==> flow/design.v <==
`timescale 1ns / 1ps
module PEv3(
    clk,
    rst, 
    in_en,
    data_horz,
    data_obli,
    data_vert,
    active,
    A,
    B,
    C,
    D,
    E,
    H,
    horz_out,
    obli_out,
    bypass_en,
    opsum
    );
    parameter iWIDTH = 16;
    parameter oWIDTH = 16;
    localparam M_WIDTH = oWIDTH;
    localparam A_WIDTH = oWIDTH;
    input clk, rst, active, in_en, A, B, C, D, E, H;
    input [iWIDTH-1:0] data_horz, data_obli;
    input [A_WIDTH-1:0] data_vert;
    output logic [A_WIDTH-1:0] opsum;
    output logic [iWIDTH-1:0] horz_out, obli_out;
    output logic bypass_en;
    logic [iWIDTH-1:0] data_a_reg;
    always@(posedge clk) begin
        if (rst == 0) begin
            data_a_reg <= 0;
        end
        else if (A_mux && in_en) begin
            data_a_reg <= data_horz;
        end
        else begin
            data_a_reg <= 0;
        end
    end
    logic [iWIDTH-1:0] data_b_reg;
    always@(posedge clk) begin
        if (rst == 0) begin
            data_b_reg <= 0;
        end
        else if (B_mux && in_en) begin
            data_b_reg <= (H_mux)? data_vert[iWIDTH-1:0]: data_obli;
        end 
        else begin
            data_b_reg <= 0;
        end
    end
    reg [M_WIDTH-1:0] m_reg;
    always@(posedge clk) begin
        if (rst == 0) begin
            m_reg <= 0;
        end
        else begin
            m_reg <= data_a_reg * data_b_reg;
        end
    end
    logic [A_WIDTH-1:0] a_wire;
    always@(m_reg or psum_mux) begin
        a_wire <= m_reg + psum_mux;
    end
    reg [A_WIDTH-1:0] psum_reg;
    always@(posedge clk) begin
        if (rst == 0) begin
            psum_reg <= 0;
        end
        else begin
            psum_reg <= a_wire;
        end
    end
    logic [A_WIDTH-1:0] psum_mux;
    always@(psum_reg or C_mux) begin
        if (C_mux == 1) begin
            psum_mux <= psum_reg;
        end
        else begin
            psum_mux <= 0;
        end
    end
    logic [A_WIDTH-1:0] opsum_mux;
    always@(a_wire or data_vert_mux or D_mux) begin
        if (D_mux == 1) begin
            opsum_mux <= a_wire;
        end
        else begin
            opsum_mux <= data_vert_mux;
        end
    end
    always@(posedge clk) begin
        if (rst == 0) begin
            opsum <= 0;
        end
        else begin
         opsum <= opsum_mux;
        end
    end
    logic [A_WIDTH-1:0] data_vert_mux;
    always@(data_vert or E_mux) begin
        if (E_mux == 1) begin
            data_vert_mux <= data_vert;
        end
        else begin
            data_vert_mux <= 0;
        end
    end
    wire A_mux;
    assign A_mux = (active)? A:0;
    wire B_mux;
    assign B_mux = (active)? B:0;
    wire C_mux;
    assign C_mux = (active)? C:0;
    wire D_mux;
    assign D_mux = (active)? D:0;
    wire E_mux;
    assign E_mux = E;
    wire H_mux;
    assign H_mux = (active)? H:0;
    assign horz_out = data_a_reg;
    assign obli_out = data_b_reg;
    always@(posedge clk) begin
        bypass_en <= in_en;
    end
endmodule
`timescale 1ns / 1ps
module ACv2(
    clk,
    rst,
    ipsum,
    bn_param_in_en,
    bn_param_in,
    config_bits,
    in_en,
    F,
    data_out,
    data_out_en,
    bn_param_out,
    bn_param_out_en
    );
    parameter IN_WIDTH = 32;  
    parameter ACC_WIDTH = 35;  
    parameter BN_SCALE_WIDTH = 16;
    parameter BN_SHIFT_WIDTH = 16;
    localparam BN_PARAM_WIDTH = BN_SCALE_WIDTH + BN_SHIFT_WIDTH;  
    input logic clk, rst, in_en, F, bn_param_in_en;
    input [2:0] config_bits;
    input logic [IN_WIDTH-1:0] ipsum;
    input [BN_PARAM_WIDTH-1:0] bn_param_in;
    output [ACC_WIDTH-1:0] data_out;
    output logic [BN_PARAM_WIDTH-1:0] bn_param_out;
    output logic bn_param_out_en, data_out_en;
    logic [IN_WIDTH-1:0] ipsum_reg;
    always@(posedge clk) begin
        if (~rst) begin
            ipsum_reg <= 0;
        end
        else if (in_en) begin
            ipsum_reg <= ipsum;
        end
        else begin
            ipsum_reg <= 0;
        end
    end
    logic [ACC_WIDTH-1:0] add_node;
    logic [ACC_WIDTH-1:0] psum_reg;
    always@(posedge clk) begin
        if (~rst) begin
            psum_reg <= 0;
        end
        else begin
            psum_reg <= add_node;
        end
    end
    logic in_en_dly;
    always@(posedge clk) begin
        in_en_dly <= in_en;
    end
    logic [ACC_WIDTH-1:0] psum_mux;
    assign psum_mux = (config_bits[2] & in_en_dly)? psum_reg:0;
    assign add_node = ipsum_reg + psum_mux;
    logic [BN_PARAM_WIDTH-1:0] bn_param_reg;
    always@(posedge clk) begin
        if (~rst) begin
            bn_param_reg <= 0;
        end
        else if (bn_param_in_en) begin
            bn_param_reg <= bn_param_in;
        end
    end
    logic [BN_SCALE_WIDTH-1:0] bn_scale;
    assign bn_scale = bn_param_reg[BN_PARAM_WIDTH-1:BN_PARAM_WIDTH-BN_SCALE_WIDTH];
    logic [BN_SHIFT_WIDTH-1:0] bn_shift;
    assign bn_shift = bn_param_reg[BN_SCALE_WIDTH-1:0];
    logic [BN_SCALE_WIDTH+ACC_WIDTH-1:0] bn_scale_node;
    assign bn_scale_node = add_node * bn_scale;
    logic [BN_SCALE_WIDTH+ACC_WIDTH:0] be_shift_node;
    assign be_shift_node = bn_scale_node + bn_shift;
    logic [BN_SCALE_WIDTH+ACC_WIDTH:0] bn_mux;
    assign bn_mux = (config_bits[0])? be_shift_node: add_node;
    logic [BN_SCALE_WIDTH+ACC_WIDTH:0] relu_node;
    assign relu_node = ($signed(bn_mux) > $signed(0))? bn_mux: 0;
    logic [BN_SCALE_WIDTH+ACC_WIDTH:0] relu_mux;
    assign relu_mux = (config_bits[1])? relu_node: bn_mux;
    assign data_out = relu_mux;
    assign data_out_en = F;
    always@(posedge clk) begin
        bn_param_out_en <= bn_param_in_en;
    end
    always@(posedge clk) begin
        bn_param_out <= bn_param_in;
    end
endmodule
`timescale 1ns / 1ps
module SystolicBank_v2(
	clk,
	rst,
	in_en,
	conv_mm,
	isac,
	isrelu,
	isbn,
	active_1,
	active_2,
	active_3,
	data_in_horz_1,
	data_in_horz_2,
	data_in_horz_3,
	data_in_obli_1,
	data_in_obli_2,
	data_in_obli_3,
	data_in_obli_4,
	data_in_obli_5,
	data_in_obli_6,
	bn_param_in,
	bn_param_in_en,
	A_1,
	A_2,
	A_3,
	A_4,
	B_1,
	B_2,
	B_3,
	B_4,
	C_1,
	C_2,
	C_3,
	C_4,
	D_1,
	D_2,
	D_3,
	D_4,
	E_1,
	E_2,
	E_3,
	E_4,
	F_1,
	F_2,
	F_3,
	F_4,
	G_1,
	G_2,
	G_3,
	G_4,
	H_1,
	H_2,
	H_3,
	H_4,
	dout_en_1,
	dout_en_2,
	dout_en_3,
	dout_en_4,
	dout_1,
	dout_2,
	dout_3,
	dout_4
);
	parameter nCols = 4;
	parameter nRows = 3;
	parameter iWidth = 8;
	parameter oWidth = 8;
	localparam MODE_CONV = 0; localparam MODE_MM = 1;
	input clk, rst, in_en, conv_mm, isac, isrelu, isbn;
	input active_1;
	input active_2;
	input active_3;
	input [7:0] data_in_horz_1;
	input [7:0] data_in_horz_2;
	input [7:0] data_in_horz_3;
	input [7:0] data_in_obli_1;
	input [7:0] data_in_obli_2;
	input [7:0] data_in_obli_3;
	input [7:0] data_in_obli_4;
	input [7:0] data_in_obli_5;
	input [7:0] data_in_obli_6;
	input [15:0] bn_param_in;
	input bn_param_in_en;
	input A_1;
	input A_2;
	input A_3;
	input A_4;
	input B_1;
	input B_2;
	input B_3;
	input B_4;
	input C_1;
	input C_2;
	input C_3;
	input C_4;
	input D_1;
	input D_2;
	input D_3;
	input D_4;
	input E_1;
	input E_2;
	input E_3;
	input E_4;
	input F_1;
	input F_2;
	input F_3;
	input F_4;
	input G_1;
	input G_2;
	input G_3;
	input G_4;
	input H_1;
	input H_2;
	input H_3;
	input H_4;
	output [7:0] dout_1;
	output [7:0] dout_2;
	output [7:0] dout_3;
	output [7:0] dout_4;
	output dout_en_1;
	output dout_en_2;
	output dout_en_3;
	output dout_en_4;
	logic bypass_en_1_0;
	logic bypass_en_1_1;
	logic bypass_en_1_2;
	logic bypass_en_1_3;
	logic bypass_en_1_4;
	logic bypass_en_2_0;
	logic bypass_en_2_1;
	logic bypass_en_2_2;
	logic bypass_en_2_3;
	logic bypass_en_2_4;
	logic bypass_en_3_0;
	logic bypass_en_3_1;
	logic bypass_en_3_2;
	logic bypass_en_3_3;
	logic bypass_en_3_4;
	logic [7:0] data_in_vert_1_1;
	logic [7:0] data_in_vert_1_2;
	logic [7:0] data_in_vert_1_3;
	logic [7:0] data_in_vert_1_4;
	logic [7:0] data_in_vert_2_1;
	logic [7:0] data_in_vert_2_2;
	logic [7:0] data_in_vert_2_3;
	logic [7:0] data_in_vert_2_4;
	logic [7:0] data_in_vert_3_1;
	logic [7:0] data_in_vert_3_2;
	logic [7:0] data_in_vert_3_3;
	logic [7:0] data_in_vert_3_4;
	logic [7:0] data_in_vert_4_1;
	logic [7:0] data_in_vert_4_2;
	logic [7:0] data_in_vert_4_3;
	logic [7:0] data_in_vert_4_4;
	logic [7:0] data_in_horz_1_0;
	logic [7:0] data_in_horz_1_1;
	logic [7:0] data_in_horz_1_2;
	logic [7:0] data_in_horz_1_3;
	logic [7:0] data_in_horz_1_4;
	logic [7:0] data_in_horz_2_0;
	logic [7:0] data_in_horz_2_1;
	logic [7:0] data_in_horz_2_2;
	logic [7:0] data_in_horz_2_3;
	logic [7:0] data_in_horz_2_4;
	logic [7:0] data_in_horz_3_0;
	logic [7:0] data_in_horz_3_1;
	logic [7:0] data_in_horz_3_2;
	logic [7:0] data_in_horz_3_3;
	logic [7:0] data_in_horz_3_4;
	logic [7:0] data_in_horz_4_0;
	logic [7:0] data_in_horz_4_1;
	logic [7:0] data_in_horz_4_2;
	logic [7:0] data_in_horz_4_3;
	logic [7:0] data_in_horz_4_4;
	logic [7:0] data_in_obli_1_0;
	logic [7:0] data_in_obli_1_1;
	logic [7:0] data_in_obli_1_2;
	logic [7:0] data_in_obli_1_3;
	logic [7:0] data_in_obli_1_4;
	logic [7:0] data_in_obli_2_0;
	logic [7:0] data_in_obli_2_1;
	logic [7:0] data_in_obli_2_2;
	logic [7:0] data_in_obli_2_3;
	logic [7:0] data_in_obli_2_4;
	logic [7:0] data_in_obli_3_0;
	logic [7:0] data_in_obli_3_1;
	logic [7:0] data_in_obli_3_2;
	logic [7:0] data_in_obli_3_3;
	logic [7:0] data_in_obli_3_4;
	logic [7:0] data_in_obli_4_0;
	logic [7:0] data_in_obli_4_1;
	logic [7:0] data_in_obli_4_2;
	logic [7:0] data_in_obli_4_3;
	logic [7:0] data_in_obli_4_4;
	logic [15:0] bn_param_out_1;
	logic [15:0] bn_param_out_2;
	logic [15:0] bn_param_out_3;
	logic [15:0] bn_param_out_4;
	logic bn_param_out_en_1;
	logic bn_param_out_en_2;
	logic bn_param_out_en_3;
	logic bn_param_out_en_4;
	assign data_in_vert_4_1 = (conv_mm == MODE_CONV)? 0: data_in_obli_3;
	assign data_in_vert_4_2 = (conv_mm == MODE_CONV)? 0: data_in_obli_4;
	assign data_in_vert_4_3 = (conv_mm == MODE_CONV)? 0: data_in_obli_5;
	assign data_in_vert_4_4 = (conv_mm == MODE_CONV)? 0: data_in_obli_6;
	assign bypass_en_1_0 = in_en;
	assign bypass_en_2_0 = in_en;
	assign bypass_en_3_0 = in_en;
	assign data_in_horz_1_0 = data_in_horz_1;
	assign data_in_horz_2_0 = data_in_horz_2;
	assign data_in_horz_3_0 = data_in_horz_3;
	assign data_in_obli_2_0 = (conv_mm == MODE_CONV)? data_in_obli_1: 0;
	assign data_in_obli_3_0 = (conv_mm == MODE_CONV)? data_in_obli_2: 0;
	assign data_in_obli_4_0 = (conv_mm == MODE_CONV)? data_in_obli_3: 0;
	assign data_in_obli_4_1 = (conv_mm == MODE_CONV)? data_in_obli_4: 0;
	assign data_in_obli_4_2 = (conv_mm == MODE_CONV)? data_in_obli_5: 0;
	assign data_in_obli_4_3 = (conv_mm == MODE_CONV)? data_in_obli_6: 0;
	PEv3 # (.iWIDTH(iWidth), .oWIDTH(oWidth)) p_1_1(.clk(clk), .rst(rst), .in_en(bypass_en_1_0), .data_vert(data_in_vert_2_1), .active(active_1), .data_horz(data_in_horz_1_0), .data_obli(data_in_obli_2_0), .A(A_1), .B(B_1), .C(C_1), .D(D_1), .E(E_1), .H(H_1), .horz_out(data_in_horz_1_1), .obli_out(data_in_obli_1_1), .bypass_en(bypass_en_1_1), .opsum(data_in_vert_1_1));
	PEv3 # (.iWIDTH(iWidth), .oWIDTH(oWidth)) p_1_2(.clk(clk), .rst(rst), .in_en(bypass_en_1_1), .data_vert(data_in_vert_2_2), .active(active_1), .data_horz(data_in_horz_1_1), .data_obli(data_in_obli_2_1), .A(A_2), .B(B_2), .C(C_2), .D(D_2), .E(E_2), .H(H_2), .horz_out(data_in_horz_1_2), .obli_out(data_in_obli_1_2), .bypass_en(bypass_en_1_2), .opsum(data_in_vert_1_2));
	PEv3 # (.iWIDTH(iWidth), .oWIDTH(oWidth)) p_1_3(.clk(clk), .rst(rst), .in_en(bypass_en_1_2), .data_vert(data_in_vert_2_3), .active(active_1), .data_horz(data_in_horz_1_2), .data_obli(data_in_obli_2_2), .A(A_3), .B(B_3), .C(C_3), .D(D_3), .E(E_3), .H(H_3), .horz_out(data_in_horz_1_3), .obli_out(data_in_obli_1_3), .bypass_en(bypass_en_1_3), .opsum(data_in_vert_1_3));
	PEv3 # (.iWIDTH(iWidth), .oWIDTH(oWidth)) p_1_4(.clk(clk), .rst(rst), .in_en(bypass_en_1_3), .data_vert(data_in_vert_2_4), .active(active_1), .data_horz(data_in_horz_1_3), .data_obli(data_in_obli_2_3), .A(A_4), .B(B_4), .C(C_4), .D(D_4), .E(E_4), .H(H_4), .horz_out(data_in_horz_1_4), .obli_out(data_in_obli_1_4), .bypass_en(bypass_en_1_4), .opsum(data_in_vert_1_4));
	PEv3 # (.iWIDTH(iWidth), .oWIDTH(oWidth)) p_2_1(.clk(clk), .rst(rst), .in_en(bypass_en_2_0), .data_vert(data_in_vert_3_1), .active(active_2), .data_horz(data_in_horz_2_0), .data_obli(data_in_obli_3_0), .A(A_1), .B(B_1), .C(C_1), .D(D_1), .E(E_1), .H(H_1), .horz_out(data_in_horz_2_1), .obli_out(data_in_obli_2_1), .bypass_en(bypass_en_2_1), .opsum(data_in_vert_2_1));
	PEv3 # (.iWIDTH(iWidth), .oWIDTH(oWidth)) p_2_2(.clk(clk), .rst(rst), .in_en(bypass_en_2_1), .data_vert(data_in_vert_3_2), .active(active_2), .data_horz(data_in_horz_2_1), .data_obli(data_in_obli_3_1), .A(A_2), .B(B_2), .C(C_2), .D(D_2), .E(E_2), .H(H_2), .horz_out(data_in_horz_2_2), .obli_out(data_in_obli_2_2), .bypass_en(bypass_en_2_2), .opsum(data_in_vert_2_2));
	PEv3 # (.iWIDTH(iWidth), .oWIDTH(oWidth)) p_2_3(.clk(clk), .rst(rst), .in_en(bypass_en_2_2), .data_vert(data_in_vert_3_3), .active(active_2), .data_horz(data_in_horz_2_2), .data_obli(data_in_obli_3_2), .A(A_3), .B(B_3), .C(C_3), .D(D_3), .E(E_3), .H(H_3), .horz_out(data_in_horz_2_3), .obli_out(data_in_obli_2_3), .bypass_en(bypass_en_2_3), .opsum(data_in_vert_2_3));
	PEv3 # (.iWIDTH(iWidth), .oWIDTH(oWidth)) p_2_4(.clk(clk), .rst(rst), .in_en(bypass_en_2_3), .data_vert(data_in_vert_3_4), .active(active_2), .data_horz(data_in_horz_2_3), .data_obli(data_in_obli_3_3), .A(A_4), .B(B_4), .C(C_4), .D(D_4), .E(E_4), .H(H_4), .horz_out(data_in_horz_2_4), .obli_out(data_in_obli_2_4), .bypass_en(bypass_en_2_4), .opsum(data_in_vert_2_4));
	PEv3 # (.iWIDTH(iWidth), .oWIDTH(oWidth)) p_3_1(.clk(clk), .rst(rst), .in_en(bypass_en_3_0), .data_vert(data_in_vert_4_1), .active(active_3), .data_horz(data_in_horz_3_0), .data_obli(data_in_obli_4_0), .A(A_1), .B(B_1), .C(C_1), .D(D_1), .E(E_1), .H(H_1), .horz_out(data_in_horz_3_1), .obli_out(data_in_obli_3_1), .bypass_en(bypass_en_3_1), .opsum(data_in_vert_3_1));
	PEv3 # (.iWIDTH(iWidth), .oWIDTH(oWidth)) p_3_2(.clk(clk), .rst(rst), .in_en(bypass_en_3_1), .data_vert(data_in_vert_4_2), .active(active_3), .data_horz(data_in_horz_3_1), .data_obli(data_in_obli_4_1), .A(A_2), .B(B_2), .C(C_2), .D(D_2), .E(E_2), .H(H_2), .horz_out(data_in_horz_3_2), .obli_out(data_in_obli_3_2), .bypass_en(bypass_en_3_2), .opsum(data_in_vert_3_2));
	PEv3 # (.iWIDTH(iWidth), .oWIDTH(oWidth)) p_3_3(.clk(clk), .rst(rst), .in_en(bypass_en_3_2), .data_vert(data_in_vert_4_3), .active(active_3), .data_horz(data_in_horz_3_2), .data_obli(data_in_obli_4_2), .A(A_3), .B(B_3), .C(C_3), .D(D_3), .E(E_3), .H(H_3), .horz_out(data_in_horz_3_3), .obli_out(data_in_obli_3_3), .bypass_en(bypass_en_3_3), .opsum(data_in_vert_3_3));
	PEv3 # (.iWIDTH(iWidth), .oWIDTH(oWidth)) p_3_4(.clk(clk), .rst(rst), .in_en(bypass_en_3_3), .data_vert(data_in_vert_4_4), .active(active_3), .data_horz(data_in_horz_3_3), .data_obli(data_in_obli_4_3), .A(A_4), .B(B_4), .C(C_4), .D(D_4), .E(E_4), .H(H_4), .horz_out(data_in_horz_3_4), .obli_out(data_in_obli_3_4), .bypass_en(bypass_en_3_4), .opsum(data_in_vert_3_4));
	ACv2 # (.IN_WIDTH(oWidth), .ACC_WIDTH(oWidth), .BN_SCALE_WIDTH(oWidth), .BN_SHIFT_WIDTH(oWidth)) ac_1(.clk(clk), .rst(rst), .config_bits({isac, isrelu, isbn}), .in_en(G_1), .ipsum(data_in_vert_1_1), .F(F_1), .bn_param_in_en(bn_param_in_en), .bn_param_in(bn_param_in), .bn_param_out(bn_param_out_1), .bn_param_out_en(bn_param_out_en_1), .data_out_en(dout_en_1), .data_out(dout_1));
	ACv2 # (.IN_WIDTH(oWidth), .ACC_WIDTH(oWidth), .BN_SCALE_WIDTH(oWidth), .BN_SHIFT_WIDTH(oWidth)) ac_2(.clk(clk), .rst(rst), .config_bits({isac, isrelu, isbn}), .in_en(G_2), .ipsum(data_in_vert_1_2), .F(F_2), .bn_param_in_en(bn_param_out_en_1), .bn_param_in(bn_param_out_1), .bn_param_out(bn_param_out_2), .bn_param_out_en(bn_param_out_en_2), .data_out_en(dout_en_2), .data_out(dout_2));
	ACv2 # (.IN_WIDTH(oWidth), .ACC_WIDTH(oWidth), .BN_SCALE_WIDTH(oWidth), .BN_SHIFT_WIDTH(oWidth)) ac_3(.clk(clk), .rst(rst), .config_bits({isac, isrelu, isbn}), .in_en(G_3), .ipsum(data_in_vert_1_3), .F(F_3), .bn_param_in_en(bn_param_out_en_2), .bn_param_in(bn_param_out_2), .bn_param_out(bn_param_out_3), .bn_param_out_en(bn_param_out_en_3), .data_out_en(dout_en_3), .data_out(dout_3));
	ACv2 # (.IN_WIDTH(oWidth), .ACC_WIDTH(oWidth), .BN_SCALE_WIDTH(oWidth), .BN_SHIFT_WIDTH(oWidth)) ac_4(.clk(clk), .rst(rst), .config_bits({isac, isrelu, isbn}), .in_en(G_4), .ipsum(data_in_vert_1_4), .F(F_4), .bn_param_in_en(bn_param_out_en_3), .bn_param_in(bn_param_out_3), .bn_param_out(bn_param_out_4), .bn_param_out_en(bn_param_out_en_4), .data_out_en(dout_en_4), .data_out(dout_4));
endmodule
`timescale 1ns / 1ps
module DFSMv2(
    clk,
    rst,
    start,
    config_bits,
    in_en,
    start_out,
    in_en_bypass,
    A, B, C, D, E, F, G, H
    );
    parameter MAX_nPERIOD = 8;
    parameter MAX_nLMAC = 3*512*8;
    parameter MAX_nSHFT = 192;
    localparam CONF_REG_LEN = $clog2(MAX_nPERIOD) + $clog2(MAX_nLMAC) + $clog2(MAX_nSHFT);
    localparam MAC_CNT_WIDTH = (MAX_nLMAC > MAX_nSHFT)? MAX_nLMAC:MAX_nSHFT;
    input clk, rst, start, in_en;
    input [CONF_REG_LEN:0] config_bits;
    output logic start_out, in_en_bypass, A, B, C, D, E, F, G, H;
    localparam S0 = 0; localparam S1 = 1; localparam S2 = 2; localparam S0p = 3;
    localparam mdCONV = 0; localparam mdMM = 1;
    logic mode;
    assign mode = config_bits[CONF_REG_LEN];
    logic [$clog2(MAX_nPERIOD)-1:0] config_nPeriod;
    assign config_nPeriod = config_bits[CONF_REG_LEN-1:CONF_REG_LEN-$clog2(MAX_nPERIOD)];
    logic [$clog2(MAX_nLMAC)-1:0] config_nLMAC;
    assign config_nLMAC = config_bits[CONF_REG_LEN-$clog2(MAX_nPERIOD)-1:CONF_REG_LEN-$clog2(MAX_nPERIOD)-$clog2(MAX_nLMAC)];
    logic [$clog2(MAX_nSHFT)-1:0] config_nSHFT;
    assign config_nSHFT = config_bits[CONF_REG_LEN-$clog2(MAX_nPERIOD)-$clog2(MAX_nLMAC)-1:0];
    reg [1:0] state;
    always@(posedge clk) begin
        if (rst == 0) begin
            state <= S0;
        end
        else begin
            case (state)
                S0: begin
                        if (start) begin
                            state <= S0p;
                        end
                    end
                S0p: begin
                        if (in_en) begin
                            state <= S1;
                        end
                     end
                S1: begin
                        if (!(mac_count < config_nLMAC-1)) begin
                            state <= S2;
                        end 
                        else begin
                            if (~in_en) begin
                                state <= S0p;
                            end
                        end
                    end
                S2: begin
                        if (!(mac_count < config_nSHFT-1)) begin
                            if (period_count < config_nPeriod-1) begin
                                state <= (in_en)? S1:S0p;
                            end
                            else begin
                                state <= S0;
                            end
                        end
                    end
            endcase
        end
    end
    reg [$clog2(MAC_CNT_WIDTH)-1:0] mac_count;
    always@(posedge clk) begin
        if (~rst) begin
            mac_count <= 0;
        end
        else begin
            if (state == S1) begin
                if (mac_count < config_nLMAC-1) begin
                    mac_count <= mac_count + 1;
                end
                else begin
                    mac_count <= 0;
                end
            end
            else if (state == S2) begin
                if (mac_count < config_nSHFT-1) begin
                    mac_count <= mac_count + 1;
                end
                else begin
                    mac_count <= 0;
                end
            end
            else if (state == S0p) begin
                mac_count <= mac_count;
            end
            else begin
                mac_count <= 0;
            end
        end
    end
    reg [$clog2(MAX_nPERIOD)-1:0] period_count;
    always@(posedge clk) begin
        if (rst == 0) begin
            period_count <= 0;
        end
        else if (state == S0) begin
            period_count <= 0;
        end
        else if (state == S2 && (!(mac_count == MAX_nSHFT-1))) begin
            if (period_count < config_nPeriod-1) begin
                period_count <= period_count + 1;
            end
            else begin
                period_count <= 0;
            end
        end
    end
    always@(state) begin
        if (state == S1) begin
            A = 1;
        end
        else begin
            A = 0;
        end
    end
    always@(state) begin
        if (state == S1 || state == S0p) begin
            B = 1;
        end
        else begin
            B = 0;
        end
    end
    always@(posedge clk) begin
        if (state == S1 || state == S0p) begin
            C <= 1;
        end
        else begin
            C <= 0;
        end
    end
    always@(posedge clk) begin
        if (state == S1) begin
            D <= 1;
        end
        else begin
            D <= 0;
        end
    end
    always@(posedge clk) begin
        if (state == S2) begin
            E <= 1;
        end
        else begin
            E <= 0;
        end
    end
    reg [MAX_nSHFT-1:0] F_dly;
    always@(posedge clk) begin
        if (rst == 0) begin
            F_dly <= 0;
        end
        else if (state == S2 && mac_count == 0) begin
            F_dly <= {F_dly[MAX_nSHFT-2:0], 1'b1};
        end
        else begin
            F_dly <= {F_dly[MAX_nSHFT-2:0], 1'b0};
        end
    end
    always@(posedge clk) begin
        if (rst == 0) begin
            F <= 0;
        end
        else begin
            F <= F_dly[config_nSHFT-1];
        end
    end
    always@(posedge clk) begin
        G <= (state == S2)? 1:0;
    end
    always@(posedge clk) begin
        H <= (mode == mdMM && state == S1)? 1: 0;
    end
    always@(posedge clk) begin
        in_en_bypass <= in_en;
    end
    always@(posedge clk) begin
        start_out <= start;
    end
endmodule
`timescale 1ns / 1ps
module DFSMv3(
    clk,
    rst,
    start,
    config_bits,
    all_data_rdy,
    in_en,
    start_out,
    in_en_bypass,
    data_preread,
    A, B, C, D, E, F, G, H
    );
    parameter MAX_nPERIOD = 8;
    parameter MAX_nLMAC = 3*512*8;
    parameter MAX_nSHFT = 192;
    localparam CONF_REG_LEN = $clog2(MAX_nPERIOD) + $clog2(MAX_nLMAC) + $clog2(MAX_nSHFT);
    localparam MAC_CNT_WIDTH = (MAX_nLMAC > MAX_nSHFT)? MAX_nLMAC:MAX_nSHFT;
    input clk, rst, start, all_data_rdy, in_en;
    input [CONF_REG_LEN:0] config_bits;
    output logic start_out, in_en_bypass, data_preread, A, B, C, D, E, F, G, H;
    localparam S0 = 0; localparam S1 = 1; localparam S2 = 2; localparam S0p = 3;
    localparam mdCONV = 0; localparam mdMM = 1;
    logic mode;
    assign mode = config_bits[CONF_REG_LEN];
    logic [$clog2(MAX_nPERIOD)-1:0] config_nPeriod;
    assign config_nPeriod = config_bits[CONF_REG_LEN-1:CONF_REG_LEN-$clog2(MAX_nPERIOD)];
    logic [$clog2(MAX_nLMAC)-1:0] config_nLMAC;
    assign config_nLMAC = config_bits[CONF_REG_LEN-$clog2(MAX_nPERIOD)-1:CONF_REG_LEN-$clog2(MAX_nPERIOD)-$clog2(MAX_nLMAC)];
    logic [$clog2(MAX_nSHFT)-1:0] config_nSHFT;
    assign config_nSHFT = config_bits[CONF_REG_LEN-$clog2(MAX_nPERIOD)-$clog2(MAX_nLMAC)-1:0];
    reg [1:0] state;
    always@(posedge clk) begin
        if (rst == 0) begin
            state <= S0;
        end
        else begin
            case (state)
                S0: begin
                        if (start) begin
                            state <= S0p;
                        end
                    end
                S0p: begin
                        if (all_data_rdy) begin
                            state <= S1;
                        end
                     end
                S1: begin
                        if (!(mac_count < config_nLMAC-1)) begin
                            state <= S2;
                        end 
                        else begin
                            if (~all_data_rdy) begin
                                state <= S0p;
                            end
                        end
                    end
                S2: begin
                        if (!(mac_count < config_nSHFT-1)) begin
                            if (period_count < config_nPeriod-1) begin
                                state <= (all_data_rdy)? S1:S0p;
                            end
                            else begin
                                state <= S0;
                            end
                        end
                    end
            endcase
        end
    end
    reg [$clog2(MAC_CNT_WIDTH)-1:0] mac_count;
    always@(posedge clk) begin
        if (~rst) begin
            mac_count <= 0;
        end
        else begin
            if (state == S1) begin
                if (mac_count < config_nLMAC-1) begin
                    mac_count <= mac_count + 1;
                end
                else begin
                    mac_count <= 0;
                end
            end
            else if (state == S2) begin
                if (mac_count < config_nSHFT-1) begin
                    mac_count <= mac_count + 1;
                end
                else begin
                    mac_count <= 0;
                end
            end
            else if (state == S0p) begin
                mac_count <= mac_count;
            end
            else begin
                mac_count <= 0;
            end
        end
    end
    reg [$clog2(MAX_nPERIOD)-1:0] period_count;
    always@(posedge clk) begin
        if (rst == 0) begin
            period_count <= 0;
        end
        else if (state == S0) begin
            period_count <= 0;
        end
        else if (state == S2 && (!(mac_count == MAX_nSHFT-1))) begin
            if (period_count < config_nPeriod-1) begin
                period_count <= period_count + 1;
            end
            else begin
                period_count <= 0;
            end
        end
    end
    logic A_dly;
    always@(posedge clk) begin
        if (state == S1) begin
            A_dly <= 1;
        end
        else begin
            A_dly <= 0;
        end
    end
    always@(posedge clk) begin
        A <= A_dly;
    end
    logic B_dly;
    always@(posedge clk) begin
        if (state == S1 || state == S0p) begin
            B_dly <= 1;
        end
        else begin
            B_dly <= 0;
        end
    end
    always@(posedge clk) begin
        B <= B_dly;
    end
    logic [1:0] C_dly;
    always@(posedge clk) begin
        if (state == S1 || state == S0p) begin
            C_dly <= {C_dly[0], 1'b1};
        end
        else begin
            C_dly <= {C_dly[0], 1'b0};
        end
    end
    always@(posedge clk) begin
        C <= C_dly[1];
    end
    logic [2:0] D_dly;
    always@(posedge clk) begin
        if (state == S1) begin
            D_dly <= {D_dly[1:0], 1'b1};
        end
        else begin
            D_dly <= {D_dly[1:0], 1'b0};
        end
    end
    always@(posedge clk) begin
        D <= D_dly[2];
    end
    logic [1:0] E_dly;
    always@(posedge clk) begin
        E_dly <= (state == S2)? {E_dly[0], 1'b1} : {E_dly[0], 1'b0}; 
    end
    always@(posedge clk) begin
        E <= E_dly[1];
    end
    reg [MAX_nSHFT+1:0] F_dly;
    always@(posedge clk) begin
        if (rst == 0) begin
            F_dly <= 0;
        end
        else if (state == S2 && mac_count == 0) begin
            F_dly <= {F_dly[MAX_nSHFT:0], 1'b1};
        end
        else begin
            F_dly <= {F_dly[MAX_nSHFT:0], 1'b0};
        end
    end
    always@(posedge clk) begin
        if (rst == 0) begin
            F <= 0;
        end
        else begin
            F <= F_dly[config_nSHFT+1];
        end
    end
    logic [1:0] G_dly;
    always@(posedge clk) begin
        G_dly <= (state == S2)? {G_dly[0], 1'b1}:{G_dly[0], 1'b0};
    end
    always@(posedge clk) begin
        G <= G_dly[1];
    end
    logic [1:0] H_dly;
    always@(posedge clk) begin
        H_dly <= (mode == mdMM && state == S1)? {H_dly[0], 1'b1}: {H_dly[0], 1'b0};
    end
    always@(posedge clk) begin
        H <= H_dly[1];
    end
    always@(posedge clk) begin
        in_en_bypass <= in_en;
    end
    always@(posedge clk) begin
        start_out <= start;
    end
    assign data_preread = (state == S1)? 1: 0;
endmodule
module SystolicCore(
	input clk,
	input rst,
	input start,
	input mode_conv_mm,
	input isac,
	input isrelu,
	input isbn,
	input [22:0] dfsm_config,
	input all_data_rdy,
	input pe_config_1_1,
	input pe_config_1_2,
	input pe_config_1_3,
	input pe_config_2_1,
	input pe_config_2_2,
	input pe_config_2_3,
	input [7:0] data_horz_1_1,
	input [7:0] data_horz_1_2,
	input [7:0] data_horz_1_3,
	input [7:0] data_horz_2_1,
	input [7:0] data_horz_2_2,
	input [7:0] data_horz_2_3,
	input [7:0] data_obli_1,
	input [7:0] data_obli_2,
	input [7:0] data_obli_3,
	input [7:0] data_obli_4,
	input [7:0] data_obli_5,
	input [7:0] data_obli_6,
	input [15:0] data_bn_1,
	input [15:0] data_bn_2,
	input data_bn_en,
	output data_preread,
	output [7:0] dout_1_1,
	output [7:0] dout_1_2,
	output [7:0] dout_1_3,
	output [7:0] dout_1_4,
	output [7:0] dout_2_1,
	output [7:0] dout_2_2,
	output [7:0] dout_2_3,
	output [7:0] dout_2_4,
	output dout_en_1_1,
	output dout_en_1_2,
	output dout_en_1_3,
	output dout_en_1_4,
	output dout_en_2_1,
	output dout_en_2_2,
	output dout_en_2_3,
	output dout_en_2_4
);
	parameter nCols = 4;
	parameter nRows = 3;
	parameter iWidth = 8;
	parameter oWidth = 8;
	parameter DFSM_MAX_nPERIOD = 512;
	parameter DFSM_MAX_nLMAC = 3072;
	parameter DFSM_MAX_nSHFT = 3;
	logic A_1, A_2, A_3, A_4;
	logic B_1, B_2, B_3, B_4;
	logic C_1, C_2, C_3, C_4;
	logic D_1, D_2, D_3, D_4;
	logic E_1, E_2, E_3, E_4;
	logic F_1, F_2, F_3, F_4;
	logic G_1, G_2, G_3, G_4;
	logic H_1, H_2, H_3, H_4;
	logic dfsm_data_en_1, dfsm_data_en_2, dfsm_data_en_3, dfsm_data_en_4;
	logic start_bypass_1, start_bypass_2, start_bypass_3, start_bypass_4;
	logic array_data_en;
	always@(posedge clk) begin
		if (~rst) begin
			array_data_en <= 0;
		end
		else begin
			array_data_en <= data_preread;
		end
	end
	SystolicBank_v2 # (.iWidth(iWidth), .oWidth(oWidth), .nRows(nRows), .nCols(nCols)) bank_1(.clk(clk), .rst(rst), .in_en(array_data_en), .conv_mm(mode_conv_mm), .isac(isac), .isrelu(isrelu), .isbn(isbn), .bn_param_in_en(data_bn_en), .bn_param_in(data_bn_1), .active_1(pe_config_1_1), .active_2(pe_config_1_2), .active_3(pe_config_1_3), .data_in_horz_1(data_horz_1_1), .data_in_horz_2(data_horz_1_2), .data_in_horz_3(data_horz_1_3), .data_in_obli_1(data_obli_1), .data_in_obli_2(data_obli_2), .data_in_obli_3(data_obli_3), .data_in_obli_4(data_obli_4), .data_in_obli_5(data_obli_5), .data_in_obli_6(data_obli_6), .A_1(A_1), .A_2(A_2), .A_3(A_3), .A_4(A_4), .B_1(B_1), .B_2(B_2), .B_3(B_3), .B_4(B_4), .C_1(C_1), .C_2(C_2), .C_3(C_3), .C_4(C_4), .D_1(D_1), .D_2(D_2), .D_3(D_3), .D_4(D_4), .E_1(E_1), .E_2(E_2), .E_3(E_3), .E_4(E_4), .F_1(F_1), .F_2(F_2), .F_3(F_3), .F_4(F_4), .G_1(G_1), .G_2(G_2), .G_3(G_3), .G_4(G_4), .H_1(H_1), .H_2(H_2), .H_3(H_3), .H_4(H_4), .dout_en_1(dout_en_1_1), .dout_en_2(dout_en_1_2), .dout_en_3(dout_en_1_3), .dout_en_4(dout_en_1_4), .dout_1(dout_1_1), .dout_2(dout_1_2), .dout_3(dout_1_3), .dout_4(dout_1_4));
	SystolicBank_v2 # (.iWidth(iWidth), .oWidth(oWidth), .nRows(nRows), .nCols(nCols)) bank_2(.clk(clk), .rst(rst), .in_en(array_data_en), .conv_mm(mode_conv_mm), .isac(isac), .isrelu(isrelu), .isbn(isbn), .bn_param_in_en(data_bn_en), .bn_param_in(data_bn_2), .active_1(pe_config_2_1), .active_2(pe_config_2_2), .active_3(pe_config_2_3), .data_in_horz_1(data_horz_2_1), .data_in_horz_2(data_horz_2_2), .data_in_horz_3(data_horz_2_3), .data_in_obli_1(data_obli_1), .data_in_obli_2(data_obli_2), .data_in_obli_3(data_obli_3), .data_in_obli_4(data_obli_4), .data_in_obli_5(data_obli_5), .data_in_obli_6(data_obli_6), .A_1(A_1), .A_2(A_2), .A_3(A_3), .A_4(A_4), .B_1(B_1), .B_2(B_2), .B_3(B_3), .B_4(B_4), .C_1(C_1), .C_2(C_2), .C_3(C_3), .C_4(C_4), .D_1(D_1), .D_2(D_2), .D_3(D_3), .D_4(D_4), .E_1(E_1), .E_2(E_2), .E_3(E_3), .E_4(E_4), .F_1(F_1), .F_2(F_2), .F_3(F_3), .F_4(F_4), .G_1(G_1), .G_2(G_2), .G_3(G_3), .G_4(G_4), .H_1(H_1), .H_2(H_2), .H_3(H_3), .H_4(H_4), .dout_en_1(dout_en_2_1), .dout_en_2(dout_en_2_2), .dout_en_3(dout_en_2_3), .dout_en_4(dout_en_2_4), .dout_1(dout_2_1), .dout_2(dout_2_2), .dout_3(dout_2_3), .dout_4(dout_2_4));
	DFSMv3 # (.MAX_nPERIOD(DFSM_MAX_nPERIOD), .MAX_nLMAC(DFSM_MAX_nLMAC), .MAX_nSHFT(DFSM_MAX_nSHFT)) fsm_1(.clk(clk), .rst(rst), .config_bits({mode_conv_mm, dfsm_config}), .all_data_rdy(all_data_rdy), .in_en(array_data_en), .start(start), .data_preread(data_preread), .in_en_bypass(dfsm_data_en_1), .start_out(start_bypass_1), .A(A_1), .B(B_1), .C(C_1), .D(D_1), .E(E_1), .F(F_1), .G(G_1), .H(H_1));
	DFSMv2 # (.MAX_nPERIOD(DFSM_MAX_nPERIOD), .MAX_nLMAC(DFSM_MAX_nLMAC), .MAX_nSHFT(DFSM_MAX_nSHFT)) fsm_2(.clk(clk), .rst(rst), .config_bits({mode_conv_mm, dfsm_config}), .in_en(dfsm_data_en_1), .start(start_bypass_1), .in_en_bypass(dfsm_data_en_2), .start_out(start_bypass_2), .A(A_2), .B(B_2), .C(C_2), .D(D_2), .E(E_2), .F(F_2), .G(G_2), .H(H_2));
	DFSMv2 # (.MAX_nPERIOD(DFSM_MAX_nPERIOD), .MAX_nLMAC(DFSM_MAX_nLMAC), .MAX_nSHFT(DFSM_MAX_nSHFT)) fsm_3(.clk(clk), .rst(rst), .config_bits({mode_conv_mm, dfsm_config}), .in_en(dfsm_data_en_2), .start(start_bypass_2), .in_en_bypass(dfsm_data_en_3), .start_out(start_bypass_3), .A(A_3), .B(B_3), .C(C_3), .D(D_3), .E(E_3), .F(F_3), .G(G_3), .H(H_3));
	DFSMv2 # (.MAX_nPERIOD(DFSM_MAX_nPERIOD), .MAX_nLMAC(DFSM_MAX_nLMAC), .MAX_nSHFT(DFSM_MAX_nSHFT)) fsm_4(.clk(clk), .rst(rst), .config_bits({mode_conv_mm, dfsm_config}), .in_en(dfsm_data_en_3), .start(start_bypass_3), .in_en_bypass(dfsm_data_en_4), .start_out(start_bypass_4), .A(A_4), .B(B_4), .C(C_4), .D(D_4), .E(E_4), .F(F_4), .G(G_4), .H(H_4));
endmodule
==> reports on SystolicCore <==
Tool chain data of SystolicCore
Each step is given for the RTL above and for the edited RTL.
Lines under "original" count in the file above, lines under "edited" in the edited file.
"change": "edited" minus "original" as printed here.
Library cell names are shortened.
A cell with -- has no value.
- design top: SystolicCore
- clock: clk
- standard-cell library: sky130hd
- corner: tt_025C_1v80

Diff
Unified diff, file above to edited file.
The edited RTL no longer does the same as the RTL above: the edit was made by script, with no optimisation intended.
begin of diff
@@ -701,5 +701,5 @@
                 S2: begin
                         if (!(mac_count < config_nSHFT-1)) begin
-                            if (period_count < config_nPeriod-1) begin
+                            if (period_count >= config_nPeriod-1) begin
                                 state <= (all_data_rdy)? S1:S0p;
                             end
end of diff

Elaborated design
Yosys after proc, flatten, opt, wreduce and memory -nomap, before mapping. Memory bits, and registers merged into a memory's read port (data or address), are not among the register bits. Print and check cells are not counted.
- storage and ports (element ; original ; edited ; change):
    bits in registers ; 1471 ; 1471 ; 0
    input port bits ; 166 ; 166 ; 0
    output and inout port bits ; 73 ; 73 ; 0
    cells after elaboration ; 839 ; 840 ; +1
- operators by class (element ; original ; edited ; change):
    $add $sub $neg ; 52 ; 52 ; 0
    multiply operators ; 32 ; 32 ; 0
    magnitude comparators ; 20 ; 21 ; +1
    equal/unequal tests ; 36 ; 36 ; 0
    shift-type cells ; 4 ; 4 ; 0
    mux-type cells ; 337 ; 337 ; 0
    bitwise logic cells ; 5 ; 5 ; 0
    reductions and logical operators ; 140 ; 140 ; 0
- operators by type and width (kind ; original ; edited ; change):
    >= comparator 9 x 32 -> 1 bit ; 0 ; 1 ; +1
    two-way mux 1 bit ; 147 ; 147 ; 0
    two-way mux 8 bit ; 126 ; 126 ; 0
    logical AND 1 bit ; 60 ; 60 ; 0
    AND reduction 2 bit ; 52 ; 52 ; 0
    adder 8 bit ; 32 ; 32 ; 0
    two-way mux 2 bit ; 28 ; 28 ; 0
    multiplier 8 x 8 -> 8 bit ; 24 ; 24 ; 0
    two-way mux 12 bit ; 20 ; 20 ; 0
    != test 2 bit (second input constant) ; 12 ; 12 ; 0
    adder 16 x 8 -> 17 bit ; 8 ; 8 ; 0
    equality test 2 bit (second input constant) ; 8 ; 8 ; 0
    greater-than comparator 17 x 1 -> 1 bit (second input constant) ; 8 ; 8 ; 0
    < comparator 12 x 32 -> 1 bit ; 8 ; 8 ; 0
    multiplier 8 x 8 -> 16 bit ; 8 ; 8 ; 0
    two-way mux 17 bit ; 8 ; 8 ; 0
    adder 12 x 1 -> 12 bit (second input constant) ; 4 ; 4 ; 0
    adder 9 x 1 -> 9 bit (second input constant) ; 4 ; 4 ; 0
    bitwise AND 1 bit ; 4 ; 4 ; 0
    equality test 12 x 2 -> 1 bit (second input constant) ; 4 ; 4 ; 0
    equality test 2 x 1 -> 1 bit (second input constant) ; 4 ; 4 ; 0
    logical NOT 1 bit ; 4 ; 4 ; 0
    logical NOT 12 bit ; 4 ; 4 ; 0
    logical NOT 2 bit ; 4 ; 4 ; 0
    logical OR 1 bit ; 4 ; 4 ; 0
    < comparator 9 x 32 -> 1 bit ; 4 ; 4 ; 0
    two-way mux 9 bit ; 4 ; 4 ; 0
    != test 3 x 1 -> 1 bit (second input constant) ; 4 ; 4 ; 0
The list need not be complete.

Longest topological paths
Yosys ltp: most cells in a row. Word level: on the elaborated netlist, between registers, memories and ports. Mapped: between sequential cells and ports; inverters and the memories' decode and read muxes count.
- logic depth (element ; original ; edited ; change):
    word-level depth ; 9 ; 9 ; 0
    ABC_AREA ; 0 ; 0 ; --
    depth in mapped cells ; 28 ; 27 ; -1
    mapped depth without buffers ; 26 ; 24 ; -2

Mapped cells and area
Yosys stat after the flow's synthesis: flattened, memories mapped to cells. It holds for the ABC_AREA given above (unset counts as 0); a run with the other value may have another netlist.
- cell types (cell type ; original ; edited ; change):
    nor2_1 ; 769 ; 643 ; -126
    xnor2_1 ; 475 ; 443 ; -32
    nand2_1 ; 964 ; 995 ; +31
    nor2b_1 ; 63 ; 35 ; -28
    and2_1 ; 1337 ; 1362 ; +25
    and3_1 ; 296 ; 321 ; +25
    a211oi_1 ; 41 ; 16 ; -25
    nand3_1 ; 321 ; 297 ; -24
    a21oi_1 ; 470 ; 492 ; +22
    o21a_1 ; 51 ; 31 ; -20
    nor3_1 ; 49 ; 69 ; +20
    a21o_1 ; 165 ; 146 ; -19
    buf_1 ; 35 ; 16 ; -19
    nor3b_1 ; 3 ; 22 ; +19
    xor2_1 ; 244 ; 262 ; +18
    a2bb2oi_1 ; 1 ; 18 ; +17
    a32oi_1 ; 32 ; 16 ; -16
    a2111oi_0 ; 1 ; 17 ; +16
The list need not be complete.
- synthesis totals (element ; original ; edited ; change):
    mapped cells ; 10668 ; 10551 ; -117
    chip area (Yosys) (sq um) ; 96929.2 ; 96437.5 ; -491.7
    area of sequential cells (sq um) ; 29408.2 ; 29408.2 ; 0.0
    mapped flip-flops ; 1469 ; 1469 ; 0
    buffers ; 324 ; 310 ; -14
By module: a second synthesis without flattening, with its own total; a netlist apart from the flattened one above.
- unflattened totals (element ; original ; edited ; change):
    cells (unflattened synthesis) ; 11098 ; 11094 ; -4
    area total of the unflattened synthesis (sq um) ; 101603.7 ; 101651.2 ; +47.5
Rows give one instance, submodules left out.
- by module, original (module ; times used ; cells ; area (sq um) ; sequential area (sq um)):
    PEv3 ; 24 ; 270 ; 2428.6 ; 820.8
    ACv2 ; 8 ; 409 ; 3998.8 ; 1001.0
    DFSMv2 ; 3 ; 288 ; 2486.1 ; 700.7
    DFSMv3 ; 1 ; 304 ; 2756.4 ; 920.9
    SystolicBank_v2 ; 2 ; 88 ; 543.0 ; 0.0
    SystolicCore ; 1 ; 2 ; 26.3 ; 20.0
- by module, edited (module ; times used ; cells ; area (sq um) ; sequential area (sq um)):
    PEv3 ; 24 ; 270 ; 2428.6 ; 820.8
    ACv2 ; 8 ; 409 ; 3998.8 ; 1001.0
    DFSMv2 ; 3 ; 288 ; 2486.1 ; 700.7
    DFSMv3 ; 1 ; 300 ; 2803.9 ; 920.9
    SystolicBank_v2 ; 2 ; 88 ; 543.0 ; 0.0
    SystolicCore ; 1 ; 2 ; 26.3 ; 20.0

Timing after synthesis
Source: OpenSTA report_checks on the synthesized netlist (no wires, ideal clock, input and output delay 20% of the period each), path of least setup slack; recovery checks are left aside. Register names are those of the netlist, which keeps one name where synthesis merged equal registers.
- timing path after synthesis (element ; original ; edited ; change):
    path type ; in2out ; in2out ; --
    from ; input port isac ; input port isac ; --
    to ; output port dout_1_3[0] ; output port dout_2_4[6] ; --
    clock period (ns) ; 12.0 ; 12.0 ; 0.0
    external input delay (ns) ; 2.400 ; 2.400 ; 0.000
    external output delay (ns) ; 2.400 ; 2.400 ; 0.000
    launch time at the first pin (ns) ; 2.400 ; 2.400 ; 0.000
    arrival (ns) ; 8.680 ; 8.756 ; +0.076
    required time (ns) ; 9.600 ; 9.600 ; 0.000
    slack (ns) ; 0.920 ; 0.844 ; -0.076
    delay of the path (ns) ; 6.280 ; 6.356 ; +0.076
    driving pins on the path ; 27 ; 26 ; -1
    path buffers ; 4 ; 3 ; -1
    synthesis period reached (ns) ; 11.08 ; 11.156 ; +0.076
"delay of the path" = arrival - input delay + setup time.
A path that ends at an output port has no setup time.
"driving pins on the path": output pins that drive a net of the path, with the launching flip-flop's if there is one; two outputs of one cell count as two.
"synthesis period reached" is the clock period less the worst setup slack; recovery checks do not enter. This is arithmetic on one report: input and output delays are still those of the set period (20% each).
Between the ends stands the longest chain of elaborated cells between them, by number of cells; it is not shown to be the way that was timed. Of several equally long chains one is given.
Each line given opens the expression or statement behind the cell; cells for indexed reads and writes are added by Yosys, which also makes memories of some case tables.
On the way, after synthesis, original:
- path through: clkbuf_1 > clkbuf_1 > clkbuf_1 > and3_1 > ha_1 > fa_1 > a211oi_1 > o21bai_1 > a21oi_1 > xnor2_1 > clkbuf_1 > and2_1 > fa_1 > fa_1 > inv_1 > fa_1 > fa_1 > inv_1 > ha_1 > o21ai_0 > o21ai_0 > a21oi_1 > mux2_2 > nor4_1 > a41o_1 > a31o_2 > nor2_1
- length of the longest elaborated chain: 9
- noted elaborated cells on any way between the ends: 9
- noted source lines of those cells: 7
- classes of those cells: add/sub: 2; mul: 1; compare: 1; mux: 4; logic: 1
- ends and longest elaborated chain, after synthesis, original (element ; line ; RTL):
    start, declared ; 863 ; input isac,
    bitwise AND 1 bit ; 184 ; assign psum_mux = (config_bits[2] & in_en_dly)? psum_reg:0;
    two-way mux 8 bit ; 184 ;
    adder 8 bit ; 185 ; assign add_node = ipsum_reg + psum_mux;
    multiplier 8 x 8 -> 16 bit ; 200 ; assign bn_scale_node = add_node * bn_scale;
    adder 16 x 8 -> 17 bit ; 202 ; assign be_shift_node = bn_scale_node + bn_shift;
    two-way mux 17 bit ; 204 ; assign bn_mux = (config_bits[0])? be_shift_node: add_node;
    greater-than comparator 17 x 1 -> 1 bit ; 206 ; assign relu_node = ($signed(bn_mux) > $signed(0))? bn_mux: 0;
    two-way mux 8 bit ; 206 ;
    two-way mux 8 bit ; 208 ; assign relu_mux = (config_bits[1])? relu_node: bn_mux;
    end, declared ; 892 ; output [7:0] dout_1_3,
On the way, after synthesis, edited:
- path through: clkbuf_1 > clkbuf_1 > clkbuf_1 > and3_1 > ha_1 > a21o_1 > a21oi_1 > o21bai_1 > a31o_2 > a21oi_1 > xor2_1 > and2_1 > fa_1 > fa_1 > fa_1 > inv_1 > fa_1 > inv_1 > ha_1 > a21oi_1 > o21ai_0 > a2111o_1 > a31o_2 > a2111oi_4 > nand2b_1 > nor3b_1
- length of the longest elaborated chain: 9
- noted elaborated cells on any way between the ends: 9
- noted source lines of those cells: 7
- classes of those cells: add/sub: 2; mul: 1; compare: 1; mux: 4; logic: 1
- ends and longest elaborated chain, after synthesis, edited (element ; line ; RTL):
    start, declared ; 863 ; input isac,
    bitwise AND 1 bit ; 184 ; assign psum_mux = (config_bits[2] & in_en_dly)? psum_reg:0;
    two-way mux 8 bit ; 184 ;
    adder 8 bit ; 185 ; assign add_node = ipsum_reg + psum_mux;
    multiplier 8 x 8 -> 16 bit ; 200 ; assign bn_scale_node = add_node * bn_scale;
    adder 16 x 8 -> 17 bit ; 202 ; assign be_shift_node = bn_scale_node + bn_shift;
    two-way mux 17 bit ; 204 ; assign bn_mux = (config_bits[0])? be_shift_node: add_node;
    greater-than comparator 17 x 1 -> 1 bit ; 206 ; assign relu_node = ($signed(bn_mux) > $signed(0))? bn_mux: 0;
    two-way mux 8 bit ; 206 ;
    two-way mux 8 bit ; 208 ; assign relu_mux = (config_bits[1])? relu_node: bn_mux;
    end, declared ; 897 ; output [7:0] dout_2_4,

Worst path after layout
Path of least setup slack in the final report of the runs of pair A (OpenROAD, finished layout, wires in). Where an end is a register, its clock arrival counts in the times.
- timing path post-layout (element ; original ; edited ; change):
    path type ; in2out ; in2out ; --
    from ; input port isac ; input port isac ; --
    to ; output port dout_1_3[2] ; output port dout_2_1[7] ; --
    clock period (ns) ; 12.0 ; 12.0 ; 0.0
    external input delay (ns) ; 2.40 ; 2.40 ; 0.00
    external output delay (ns) ; 2.40 ; 2.40 ; 0.00
    launch time at the first pin (ns) ; 2.40 ; 2.40 ; 0.00
    arrival (ns) ; 9.31 ; 9.20 ; -0.11
    required time (ns) ; 9.60 ; 9.60 ; 0.00
    slack (ns) ; 0.29 ; 0.40 ; +0.11
    driving pins on the path ; 26 ; 27 ; +1
    path buffers ; 3 ; 4 ; +1
Between the ends stands the longest chain of elaborated cells between them, by number of cells; it is not shown to be the way that was timed. Of several equally long chains one is given.
On the way, post-layout, original:
- path through: clkbuf_4 > buf_12 > and3_1 > ha_1 > fa_1 > a21o_1 > a21oi_1 > xnor2_2 > nand2_1 > fa_1 > inv_1 > fa_1 > ha_1 > inv_1 > fa_1 > inv_1 > fa_1 > a211oi_2 > o21ai_0 > a21oi_2 > mux2_2 > nor4_2 > a41o_1 > a31o_2 > nor2_1 > clkdlybuf4s50_1
- length of the longest elaborated chain: 9
- noted elaborated cells on any way between the ends: 9
- noted source lines of those cells: 7
- classes of those cells: add/sub: 2; mul: 1; compare: 1; mux: 4; logic: 1
- ends and longest elaborated chain, post-layout, original (element ; line ; RTL):
    start, declared ; 863 ; input isac,
    bitwise AND 1 bit ; 184 ; assign psum_mux = (config_bits[2] & in_en_dly)? psum_reg:0;
    two-way mux 8 bit ; 184 ;
    adder 8 bit ; 185 ; assign add_node = ipsum_reg + psum_mux;
    multiplier 8 x 8 -> 16 bit ; 200 ; assign bn_scale_node = add_node * bn_scale;
    adder 16 x 8 -> 17 bit ; 202 ; assign be_shift_node = bn_scale_node + bn_shift;
    two-way mux 17 bit ; 204 ; assign bn_mux = (config_bits[0])? be_shift_node: add_node;
    greater-than comparator 17 x 1 -> 1 bit ; 206 ; assign relu_node = ($signed(bn_mux) > $signed(0))? bn_mux: 0;
    two-way mux 8 bit ; 206 ;
    two-way mux 8 bit ; 208 ; assign relu_mux = (config_bits[1])? relu_node: bn_mux;
    end, declared ; 892 ; output [7:0] dout_1_3,
On the way, post-layout, edited:
- path through: buf_2 > buf_6 > and3_1 > fa_1 > a21o_1 > a21oi_1 > o21bai_1 > a21oi_1 > xnor2_1 > buf_4 > nand2_1 > fa_1 > inv_1 > fa_1 > fa_1 > inv_1 > fa_1 > inv_1 > ha_1 > o21ai_0 > nand2b_1 > o2111ai_1 > nor2_1 > mux2i_1 > a31oi_1 > a211oi_1 > clkdlybuf4s50_1
- length of the longest elaborated chain: 9
- noted elaborated cells on any way between the ends: 9
- noted source lines of those cells: 7
- classes of those cells: add/sub: 2; mul: 1; compare: 1; mux: 4; logic: 1
- ends and longest elaborated chain, post-layout, edited (element ; line ; RTL):
    start, declared ; 863 ; input isac,
    bitwise AND 1 bit ; 184 ; assign psum_mux = (config_bits[2] & in_en_dly)? psum_reg:0;
    two-way mux 8 bit ; 184 ;
    adder 8 bit ; 185 ; assign add_node = ipsum_reg + psum_mux;
    multiplier 8 x 8 -> 16 bit ; 200 ; assign bn_scale_node = add_node * bn_scale;
    adder 16 x 8 -> 17 bit ; 202 ; assign be_shift_node = bn_scale_node + bn_shift;
    two-way mux 17 bit ; 204 ; assign bn_mux = (config_bits[0])? be_shift_node: add_node;
    greater-than comparator 17 x 1 -> 1 bit ; 206 ; assign relu_node = ($signed(bn_mux) > $signed(0))? bn_mux: 0;
    two-way mux 8 bit ; 206 ;
    two-way mux 8 bit ; 208 ; assign relu_mux = (config_bits[1])? relu_node: bn_mux;
    end, declared ; 894 ; output [7:0] dout_2_1,

Layout results
Both versions went through the flow (Yosys, OpenROAD) with the same settings in each pair. Constraints: input delay and output delay 20% of the set period each, output load 0.01 pF.
Flow settings, pair A:
- CORE_UTILIZATION at 45
- PLACE_DENSITY: 0.6
- noted period_ns: 12.0
- noted CAP_MARGIN: 20
- noted CORE_MARGIN: 2
- noted SLEW_MARGIN: 20
- final reports, pair A (element ; original ; edited ; change):
    netlist area reported by Yosys (sq um) ; 96929.2 ; 96437.5 ; -491.7
    overall die area (sq um) ; 219127.0 ; 218024.0 ; -1103.0
    utilization after layout (%) ; 50.5 ; 50.8 ; +0.3
    worst setup slack after layout (ns) ; 0.285 ; 0.397 ; +0.112
    total negative slack on setup checks (ns) ; 0.000 ; 0.000 ; 0.000
    worst hold slack (ns) ; 0.324 ; 0.327 ; +0.003
    total power after layout (µW) ; 10870 ; 10921 ; +51
    clock period reached (ns) ; 11.715 ; 11.603 ; -0.112
Flow settings, pair B:
- ABC_AREA at 0
- CORE_ASPECT_RATIO at 1.99
- noted CORE_MARGIN: 3
- CORE_UTILIZATION at 20
- CTS_CLUSTER_DIAMETER at 52
- CTS_CLUSTER_SIZE at 44
- noted GPL_TIMING_DRIVEN: 1
- PLACE_DENSITY_LB_ADDON: 0.29
- SETUP_SLACK_MARGIN: -0.33
- noted TNS_END_PERCENT: 55
- noted period_ns: 10.0
- noted CAP_MARGIN: 20
- noted SLEW_MARGIN: 20
- final reports, pair B (element ; original ; edited ; change):
    netlist area reported by Yosys (sq um) ; 96929.2 ; 96437.5 ; -491.7
    overall die area (sq um) ; 493536.0 ; 491055.0 ; -2481.0
    utilization after layout (%) ; 23.8 ; 24.1 ; +0.3
    worst setup slack after layout (ns) ; -0.253 ; -0.045 ; +0.208
    total negative slack on setup checks (ns) ; -2.007 ; -0.336 ; +1.671
    worst hold slack (ns) ; 0.315 ; 0.330 ; +0.015
    total power after layout (µW) ; 12718 ; 13654 ; +936
    clock period reached (ns) ; 10.253 ; 10.045 ; -0.208
"clock period reached" is the run's clock period less its worst setup slack. It is reckoned from that one timing run; input and output delays stay at 20% of the period that was set.
"total power after layout" rests on the timing tool's default activity at the inputs, not on a simulated workload.
